==> flow/design.v <==
module bitonic_comp #(parameter DATA_WIDTH = 8, POLARITY = 0)
(clk, reset, valid, A, B, H, L, done);
input clk;
input reset;
input valid;
input [DATA_WIDTH-1:0] A;
input [DATA_WIDTH-1:0] B;
output [DATA_WIDTH-1:0] H;
output [DATA_WIDTH-1:0] L;
output done;
reg [DATA_WIDTH-1:0] H_r;
reg [DATA_WIDTH-1:0] L_r;
reg done_r;
wire comp;
assign comp = A < B;
assign H = H_r;
assign L = L_r;
assign done = done_r;
always @(posedge clk) begin
	if(reset) begin
		H_r <= 0;
		L_r <= 0;
		done_r <= 0;
	end else if(valid) begin
		if(POLARITY) begin
			H_r <= comp ? B : A;
			L_r <= comp ? A : B;
		end else begin
			H_r <= comp ? A : B;
			L_r <= comp ? B : A;
		end
		done_r <= 1;
	end else begin
		H_r <= 0;
		L_r <= 0;
		done_r <= 0;
	end
end
endmodule
module bitonic_node #(parameter DATA_WIDTH = 8, NODE_ORDER = 1, NODE_DWIDTH = 8, POLARITY = 1)
(clk, reset, valid, data_in, done, data_out);
input clk;
input reset;
input valid;
input [NODE_DWIDTH-1:0] data_in;
output done;
output [NODE_DWIDTH-1:0] data_out;
localparam NUM_COMP = 2**(NODE_ORDER-1);
genvar i_comp;
wire [NUM_COMP-1:0] nodes_done;
assign done = &nodes_done;
generate for(i_comp = 0; i_comp < NUM_COMP; i_comp = i_comp + 1) begin : comp_gen
	wire [DATA_WIDTH-1:0] A;
	wire [DATA_WIDTH-1:0] B;
	wire [DATA_WIDTH-1:0] H;
	wire [DATA_WIDTH-1:0] L;
	assign A = data_in[DATA_WIDTH*(i_comp + 1)-1-:DATA_WIDTH];
	assign B = data_in[DATA_WIDTH*(i_comp + 1 + NUM_COMP)-1-:DATA_WIDTH];
	assign data_out[DATA_WIDTH*(i_comp + 1)-1-:DATA_WIDTH] = H;
	assign data_out[DATA_WIDTH*(i_comp + 1 + NUM_COMP)-1-:DATA_WIDTH] = L;
	bitonic_comp #(.DATA_WIDTH(DATA_WIDTH), .POLARITY(POLARITY)) comp_constr (.clk(clk), .reset(reset), .valid(valid), .A(A), .B(B), .H(H), .L(L), .done(nodes_done[i_comp]));
end endgenerate
endmodule
module bitonic_block
#(parameter DATA_WIDTH = 8, BLOCK_DEPTH = 1, POLARITY = 0)
(clk, reset, data_in, valid, done, data_out);
input clk;
input reset;
input [2**BLOCK_DEPTH*DATA_WIDTH-1:0] data_in;
input valid;
output done;
output [2**BLOCK_DEPTH*DATA_WIDTH-1:0] data_out;
localparam T_WIDTH = 2**BLOCK_DEPTH*DATA_WIDTH;
localparam STATE_NUMS = $clog2(BLOCK_DEPTH + 1);
wire [T_WIDTH-1:0] bstage_outs [BLOCK_DEPTH:0];
wire [BLOCK_DEPTH:0] bstage_ready;
assign bstage_outs[0] = data_in;
assign bstage_ready[0] = valid;
assign done = bstage_ready[BLOCK_DEPTH] == 1;
assign data_out = done ? bstage_outs[BLOCK_DEPTH] : 0;
genvar i_bstage;
genvar i_node;
generate for(i_bstage = 0; i_bstage < BLOCK_DEPTH; i_bstage = i_bstage + 1) begin : bstage_gen
	localparam n_nodes = 2**i_bstage;
	wire [n_nodes-1:0] nodes_ready;
	assign bstage_ready[i_bstage + 1] = &nodes_ready;
	for(i_node = 0; i_node < n_nodes; i_node = i_node + 1) begin : node_gen
		localparam NODE_DWIDTH = DATA_WIDTH * 2**(BLOCK_DEPTH - i_bstage);
		wire [NODE_DWIDTH-1:0] node_data_in;
		assign node_data_in = bstage_outs[i_bstage][NODE_DWIDTH*(i_node+1)-1-:NODE_DWIDTH];
		wire [NODE_DWIDTH-1:0] node_data_out;
		bitonic_node #(.DATA_WIDTH(DATA_WIDTH), .NODE_ORDER(BLOCK_DEPTH - i_bstage), .NODE_DWIDTH(NODE_DWIDTH), .POLARITY(POLARITY)) node_constr (.clk(clk), .reset(reset), .valid(bstage_ready[i_bstage]), .data_in(node_data_in), .done(nodes_ready[i_node]), .data_out(node_data_out));
		assign bstage_outs[i_bstage+1][NODE_DWIDTH*(i_node+1)-1-:NODE_DWIDTH] = node_data_out;
	end
end endgenerate
endmodule
module bitonic_top
#(parameter NUM_INPUT = 16, DATA_WIDTH = 8)
(clk, reset, data_in, valid, done, data_out);
input clk;
input reset;
input [NUM_INPUT * DATA_WIDTH - 1:0] data_in;
input valid;
output done;
output [NUM_INPUT * DATA_WIDTH - 1:0] data_out;
localparam STAGES = $clog2(NUM_INPUT);
localparam ALL_WIDTH = NUM_INPUT * DATA_WIDTH;
wire [ALL_WIDTH - 1:0] stage_data [STAGES:0];
wire [STAGES:0] stage_ready;
assign stage_data[0] = data_in;
assign stage_ready[0] = valid;
assign done = stage_ready[STAGES] == 1;
assign data_out = stage_data[STAGES];
genvar i_stage;
genvar i_block;
generate for(i_stage = 0; i_stage < STAGES; i_stage = i_stage + 1) begin : stages_gen
	localparam BLOCK_COUNT = NUM_INPUT/(2**(i_stage+1));
	localparam BLOCK_DWIDTH = DATA_WIDTH*2**(i_stage+1);
	localparam BLOCK_DEPTH = i_stage + 1;
	wire [BLOCK_COUNT - 1:0] blks_done;
	assign stage_ready[i_stage+1] = &blks_done;
	for(i_block = 0; i_block < BLOCK_COUNT; i_block = i_block + 1) begin
		wire [BLOCK_DWIDTH-1:0] block_in;
		wire [BLOCK_DWIDTH-1:0] block_out;
		assign block_in = stage_data[i_stage][BLOCK_DWIDTH*(i_block+1)-1-:BLOCK_DWIDTH];
		assign stage_data[i_stage+1][BLOCK_DWIDTH*(i_block+1)-1-:BLOCK_DWIDTH] = block_out;
		bitonic_block #(.DATA_WIDTH(DATA_WIDTH), .BLOCK_DEPTH(BLOCK_DEPTH), .POLARITY(i_block%2)) blk_const (.clk(clk), .reset(reset), .data_in(block_in), .data_out(block_out), .done(blks_done[i_block]), .valid(stage_ready[i_stage]));
	end
end endgenerate
endmodule
* Reports on bitonic_top
What the tools print for bitonic_top, step after step.
Line numbers count from 1 in the design file above.
Operators carry their Yosys type and port widths (W data, S select, Z words).
The mark n/a stands for no value.
- Top :: bitonic_top
- Clock :: clk
- Cell library :: sky130hd
- Library corner :: tt_025C_1v80

* After elaboration
Yosys after proc, flatten, opt, wreduce and memory -nomap, before mapping. Enables and synchronous resets that opt folds into registers are not counted as muxes. Print and check cells are not counted. Equal cells are merged and count once.
- Register bits :: 1290
- Output and inout bits :: 129
- Cells after elaboration :: 455
- Reduce/logical cells :: 10
- $lt $le $gt $ge :: 80
- Multiplexer cells :: 185
- Bitwise gates (word level) :: 10
** Operators by type and width (count)
- $mux W8 :: 160
- $lt A8 B8 Y1 :: 80
- $mux W128 :: 1
- $mux W64 :: 2
- $mux W32 :: 4
- $mux W16 :: 8
- $reduce_or A2 Y1 :: 10
- $not A1 Y1 :: 10
- $mux W1 :: 10

* Depth
Longest topological path by Yosys (ltp), each cell counted once; first at word level (registers and memories cut), then after technology mapping (sequential cells cut; the memories' decode and read muxes count).
- Word-level depth :: 3
- ABC_AREA :: 0
- Gate-level depth with buffers :: 13
- Gate-level depth less buffers :: 7

* Synthesis result
The flow's flattened synthesis, as Yosys stat reports it; memories are mapped. The netlist is that of the ABC_AREA named above (0 if unset); the other value can give another one.
- Cell area after synthesis :: 0.0754624 mm²
- Mapped flip-flops :: 1290
- Buffers :: 711
- Standard cells after synthesis :: 8527
- Sequential part of the area :: 0.0258248 mm²
** Cell types
- sky130_fd_sc_hd__dfxtp_1 :: count 1290, area in all 2.58E+04 µm²
- sky130_fd_sc_hd__ha_1 :: count 560, area in all 7006.72 µm²
- sky130_fd_sc_hd__nand3_1 :: count 1199, area in all 6E+03 µm²
- sky130_fd_sc_hd__o211ai_1 :: count 533, area in all 4E+03 µm²
- sky130_fd_sc_hd__mux2i_1 :: count 354, area in all 3.54E+03 µm²
- sky130_fd_sc_hd__a21oi_1 :: count 532, area in all 2.66E+03 µm²
- sky130_fd_sc_hd__nand4b_1 :: count 300, area in all 2627.52 µm²
- sky130_fd_sc_hd__a32oi_1 :: count 297, area in all 2.6E+03 µm²
- sky130_fd_sc_hd__nand2_1 :: count 600, area in all 2252.16 µm²
- sky130_fd_sc_hd__mux2_2 :: count 198, area in all 2.23E+03 µm²
- sky130_fd_sc_hd__o21ai_0 :: count 408, area in all 2.04E+03 µm²
- sky130_fd_sc_hd__and2_1 :: count 296, area in all 1.85E+03 µm²
- sky130_fd_sc_hd__clkbuf_1 :: count 435, area in all 1.63E+03 µm²
- sky130_fd_sc_hd__inv_1 :: count 420, area in all 1.58E+03 µm²
- sky130_fd_sc_hd__or3_1 :: count 241, area in all 1.51E+03 µm²
- sky130_fd_sc_hd__a31oi_4 :: count 33, area in all 701.923 µm²
- sky130_fd_sc_hd__o211ai_2 :: count 55, area in all 688.16 µm²
- sky130_fd_sc_hd__buf_2 :: count 101, area in all 505.485 µm²
Other cell types: 34; their cells: 675.
The figures by module come from a second, unflattened synthesis with its own total; it is not the netlist above.
- Cell total of the unflattened synthesis :: 6831
- Area total of the unflattened synthesis :: 0.0680353 mm²
Rows give one instance, submodules left out.
** By module
- bitonic_comp :: sequential area 0.0003403 mm², area 0.000787 mm², cells 76, instances 56
- bitonic_comp :: sequential area 0.0003403 mm², area 0.000787 mm², cells 76, instances 24
- bitonic_block :: sequential area 0 mm², area 0.0018643 mm², cells 289, instances 1
- bitonic_block :: sequential area 0 mm², area 0.0002653 mm², cells 39, instances 2
- bitonic_block :: sequential area 0 mm², area 0.0002653 mm², cells 39, instances 2
- bitonic_block :: sequential area 0 mm², area 0.0001264 mm², cells 17, instances 4
- bitonic_block :: sequential area 0 mm², area 0.0001264 mm², cells 17, instances 4
- bitonic_block :: sequential area 0 mm², area 0.0004905 mm², cells 73, instances 1
- bitonic_block :: sequential area 0 mm², area 0.0004905 mm², cells 73, instances 1
- bitonic_node :: sequential area 0 mm², area 0.0000063 mm², cells 1, instances 8
- bitonic_top :: sequential area 0 mm², area 0.0000313 mm², cells 5, instances 1
- bitonic_node :: sequential area 0 mm², area 0.0000088 mm², cells 1, instances 3
- bitonic_node :: sequential area 0 mm², area 0.0000063 mm², cells 1, instances 4
- bitonic_node :: sequential area 0 mm², area 0.0000163 mm², cells 3, instances 1
Modules not listed: 3.

* Path before layout
OpenSTA on the mapped netlist: ideal clock, no wires. The path of least setup slack (recovery checks aside). Input and output delay are each 20% of the period. Register names are those of the netlist, which keeps one name where synthesis merged equal registers.
- Kind :: flip-flop to flip-flop
- Start point :: register (no name shown)
- End point :: register stages_gen[2].genblk1[0].blk_const.bstage_gen[0].node_gen[0].node_constr.comp_gen[2].comp_constr.L_r[7]
- Stages on the path :: 14
- Library setup time :: 70 ps
- Data required time :: 2930 ps
- Delay of the path :: 2697 ps
- Arrival time :: 2627 ps
- Clock period :: 3000 ps
- Buffers on the path :: 6
- Slack :: 303 ps
- Synthesis period reached :: 2697 ps
"delay of the path" is the arrival time less input delay plus setup time.
"stages on the path" counts driving pins, that of a launching flip-flop among them; a cell with two outputs on the path counts twice.
"synthesis period reached" = period - worst setup slack (recovery checks aside). The figure is calculated, with input and output delays left at 20% of the set period.
Between the ends stands the longest chain of elaborated cells between them, by number of cells; it is not shown to be the way that was timed. Of several equally long chains one is given.
A line is the first line of the expression or statement that the cell stems from. Yosys adds cells for indexed reads and writes and turns some case tables into memories.
A register here has more assigning lines than the two given.
- Cells stage by stage :: sky130_fd_sc_hd__dfxtp_1 > sky130_fd_sc_hd__buf_6 > sky130_fd_sc_hd__clkbuf_1 > sky130_fd_sc_hd__clkbuf_1 > sky130_fd_sc_hd__buf_2 > sky130_fd_sc_hd__buf_2 > sky130_fd_sc_hd__nand2_1 > sky130_fd_sc_hd__ha_1 > sky130_fd_sc_hd__nand3_1 > sky130_fd_sc_hd__o211ai_1 > sky130_fd_sc_hd__o21ai_1 > sky130_fd_sc_hd__buf_2 > sky130_fd_sc_hd__nand3_1 > sky130_fd_sc_hd__a21oi_1
- Length of the longest elaborated chain :: 3
- Elaborated cells between the ends (all ways) :: 6
- Source lines of those cells :: 3
** Ends and longest elaborated chain, post-synthesis
- $mux W32 :: RTL line 80 : assign data_out = done ? bstage_outs[BLOCK_DEPTH] : 0;
- $lt A8 B8 Y1 :: RTL line 15 : assign comp = A < B;
- $mux W8 :: RTL line 30 : L_r <= comp ? B : A;
- to (assign) :: RTL line 27 : L_r <= comp ? A : B;
- to (assign) :: RTL line 30
- to (decl) :: RTL line 12 : reg [DATA_WIDTH-1:0] L_r;

* Timing after layout
Path of least setup slack in the final report of run 1 (OpenROAD, finished layout, wires in). Where an end is a register, its clock arrival counts in the times.
The path's times are printed in steps of 10 ps; the period is the one set.
- Kind :: flip-flop to flip-flop
- Start point :: register (no name shown)
- End point :: register stages_gen[2].genblk1[1].blk_const.bstage_gen[0].node_gen[0].node_constr.comp_gen[0].comp_constr.L_r[2]
- Clock period :: 3350 ps
- Buffers on the path :: 1
- Stages on the path :: 9
- Library setup time :: 120 ps
- Data required time :: 4000 ps
- Arrival time :: 3790 ps
- Slack :: 210 ps
Between the ends stands the longest chain of elaborated cells between them, by number of cells; it is not shown to be the way that was timed. Of several equally long chains one is given.
A register here has more assigning lines than the two given.
- Cells stage by stage :: sky130_fd_sc_hd__dfxtp_2 > sky130_fd_sc_hd__buf_8 > sky130_fd_sc_hd__and2_1 > sky130_fd_sc_hd__ha_1 > sky130_fd_sc_hd__a21oi_1 > sky130_fd_sc_hd__o211ai_1 > sky130_fd_sc_hd__o21ai_4 > sky130_fd_sc_hd__nand3_1 > sky130_fd_sc_hd__a21oi_1
- Length of the longest elaborated chain :: 3
- Elaborated cells between the ends (all ways) :: 6
- Source lines of those cells :: 3
** Ends and longest elaborated chain, after layout
- $mux W32 :: RTL line 80 : assign data_out = done ? bstage_outs[BLOCK_DEPTH] : 0;
- $lt A8 B8 Y1 :: RTL line 15 : assign comp = A < B;
- $mux W8 :: RTL line 27 : L_r <= comp ? A : B;
- to (assign) :: RTL line 27
- to (assign) :: RTL line 30 : L_r <= comp ? B : A;
- to (decl) :: RTL line 12 : reg [DATA_WIDTH-1:0] L_r;

Subject: flow runs of bitonic_top

Hi,

Measured data: module bitonic_top, platform sky130hd, 3 stored runs of the flow under differing settings, order arbitrary. Input and output delays are each 20% of the period that was set; the output load is 0.01 pF.
"clock period achieved": clock period set for the run, less the worst setup slack. It is reckoned from that one timing run; input and output delays stay at 20% of the period that was set.
"allowed time less slack (worst setup path)" = time allowed to the worst setup path (clock period - input delay - output delay, where it has them) - its slack; a late launch clock adds to it, a late capture clock takes from it.
By "total design power" is meant OpenSTA's value without simulated activity: inputs other than the clock are taken to toggle once in ten clock periods, and the tool carries that through the logic.
"allowed time less slack (worst setup path)" is given in steps of 10 ps.

* Run 1
** Files
==> flow/run.sh <==
#!/bin/bash
# the make line also repeats the synthesis and layout settings of config.mk as NAME=value (left out here)
make -C /OpenROAD-flow-scripts/flow DESIGN_CONFIG=/design/flow/config.mk WORK_HOME=/design/flow/orfs CLKGATE_MAP_FILE= finish
==> flow/config.mk <==
export PLATFORM = sky130hd
export DESIGN_NAME = bitonic_top
export DESIGN_NICKNAME = bitonic_top
export VERILOG_FILES = /design/flow/design.v
export SDC_FILE = /design/flow/constraint.sdc
export NUM_CORES = 4
export LEC_CHECK = 0
export CAP_MARGIN = 0
export CELL_PAD_IN_SITES_DETAIL_PLACEMENT = 2
export CELL_PAD_IN_SITES_GLOBAL_PLACEMENT = 0
export CORE_MARGIN = 2
export CORE_UTILIZATION = 43
export CTS_CLUSTER_DIAMETER = 80
export CTS_CLUSTER_SIZE = 92
export MAX_ROUTING_LAYER = met5
export MIN_ROUTING_LAYER = met1
export PLACE_DENSITY_LB_ADDON = 0.2
export SETUP_SLACK_MARGIN = 0.29
export SLEW_MARGIN = 20
==> flow/constraint.sdc <==
create_clock -name core_clock -period 3.35 [get_ports {clk}]
set_input_delay 0.6700 -clock core_clock [delete_from_list [all_inputs] [get_ports {clk}]]
set_output_delay 0.6700 -clock core_clock [all_outputs]
set_load 0.01 [all_outputs]
** Results
- Post-synthesis cell area :: 0.0754624 mm²
- Die outline area :: 0.178861 mm²
- Std-cell area (final layout) :: 0.0829496 mm²
- Final design utilization :: 0.476
- Lowest setup slack :: 211 ps
- Setup TNS :: 0 ps
- Smallest hold slack :: 480 ps
- Total design power :: 32028 uW
- Clock period achieved :: 3139 ps
- Allowed time less slack (worst setup path) :: 3140 ps
- Critical path kind :: flip-flop to flip-flop

* Run 2
** Files
==> flow/run.sh <==
#!/bin/bash
# the make line also repeats the synthesis and layout settings of config.mk as NAME=value (left out here)
make -C /OpenROAD-flow-scripts/flow DESIGN_CONFIG=/design/flow/config.mk WORK_HOME=/design/flow/orfs CLKGATE_MAP_FILE= finish
==> flow/config.mk <==
export PLATFORM = sky130hd
export DESIGN_NAME = bitonic_top
export DESIGN_NICKNAME = bitonic_top
export VERILOG_FILES = /design/flow/design.v
export SDC_FILE = /design/flow/constraint.sdc
export NUM_CORES = 4
export LEC_CHECK = 0
export CAP_MARGIN = 20
export CELL_PAD_IN_SITES_DETAIL_PLACEMENT = 1
export CELL_PAD_IN_SITES_GLOBAL_PLACEMENT = 3
export CORE_MARGIN = 4
export CORE_UTILIZATION = 40
export CTS_CLUSTER_SIZE = 44
export GPL_ROUTABILITY_DRIVEN = 0
export GPL_TIMING_DRIVEN = 0
export MIN_ROUTING_LAYER = met1
export SETUP_SLACK_MARGIN = 0.72
export SLEW_MARGIN = 20
export TNS_END_PERCENT = 65
==> flow/constraint.sdc <==
create_clock -name core_clock -period 3.0 [get_ports {clk}]
set_input_delay 0.6000 -clock core_clock [delete_from_list [all_inputs] [get_ports {clk}]]
set_output_delay 0.6000 -clock core_clock [all_outputs]
set_load 0.01 [all_outputs]
** Results
- Post-synthesis cell area :: 0.0754624 mm²
- Die outline area :: 0.195669 mm²
- Std-cell area (final layout) :: 0.0927515 mm²
- Final design utilization :: 0.494
- Lowest setup slack :: 141 ps
- Setup TNS :: 0 ps
- Smallest hold slack :: 466 ps
- Total design power :: 39451 uW
- Clock period achieved :: 2859 ps
- Allowed time less slack (worst setup path) :: 2860 ps
- Critical path kind :: flip-flop to flip-flop

* Run 3
** Files
==> flow/run.sh <==
#!/bin/bash
# the make line also repeats the synthesis and layout settings of config.mk as NAME=value (left out here)
make -C /OpenROAD-flow-scripts/flow DESIGN_CONFIG=/design/flow/config.mk WORK_HOME=/design/flow/orfs CLKGATE_MAP_FILE= finish
==> flow/config.mk <==
export PLATFORM = sky130hd
export DESIGN_NAME = bitonic_top
export DESIGN_NICKNAME = bitonic_top
export VERILOG_FILES = /design/flow/design.v
export SDC_FILE = /design/flow/constraint.sdc
export NUM_CORES = 4
export LEC_CHECK = 0
export CAP_MARGIN = 20
export CELL_PAD_IN_SITES_DETAIL_PLACEMENT = 1
export CELL_PAD_IN_SITES_GLOBAL_PLACEMENT = 3
export CORE_MARGIN = 10
export CORE_UTILIZATION = 40
export CTS_CLUSTER_SIZE = 44
export GPL_ROUTABILITY_DRIVEN = 0
export GPL_TIMING_DRIVEN = 1
export MIN_ROUTING_LAYER = met1
export SETUP_SLACK_MARGIN = 0.72
export SLEW_MARGIN = 20
export TNS_END_PERCENT = 65
==> flow/constraint.sdc <==
create_clock -name core_clock -period 3.0 [get_ports {clk}]
set_input_delay 0.6000 -clock core_clock [delete_from_list [all_inputs] [get_ports {clk}]]
set_output_delay 0.6000 -clock core_clock [all_outputs]
set_load 0.01 [all_outputs]
** Results
- Post-synthesis cell area :: 0.0754624 mm²
- Die outline area :: 0.206429 mm²
- Std-cell area (final layout) :: 0.100516 mm²
- Final design utilization :: 0.536
- Lowest setup slack :: 360 ps
- Setup TNS :: 0 ps
- Smallest hold slack :: 457 ps
- Total design power :: 41029 uW
- Clock period achieved :: 2640 ps
- Allowed time less slack (worst setup path) :: 2640 ps
- Critical path kind :: flip-flop to flip-flop

Regards
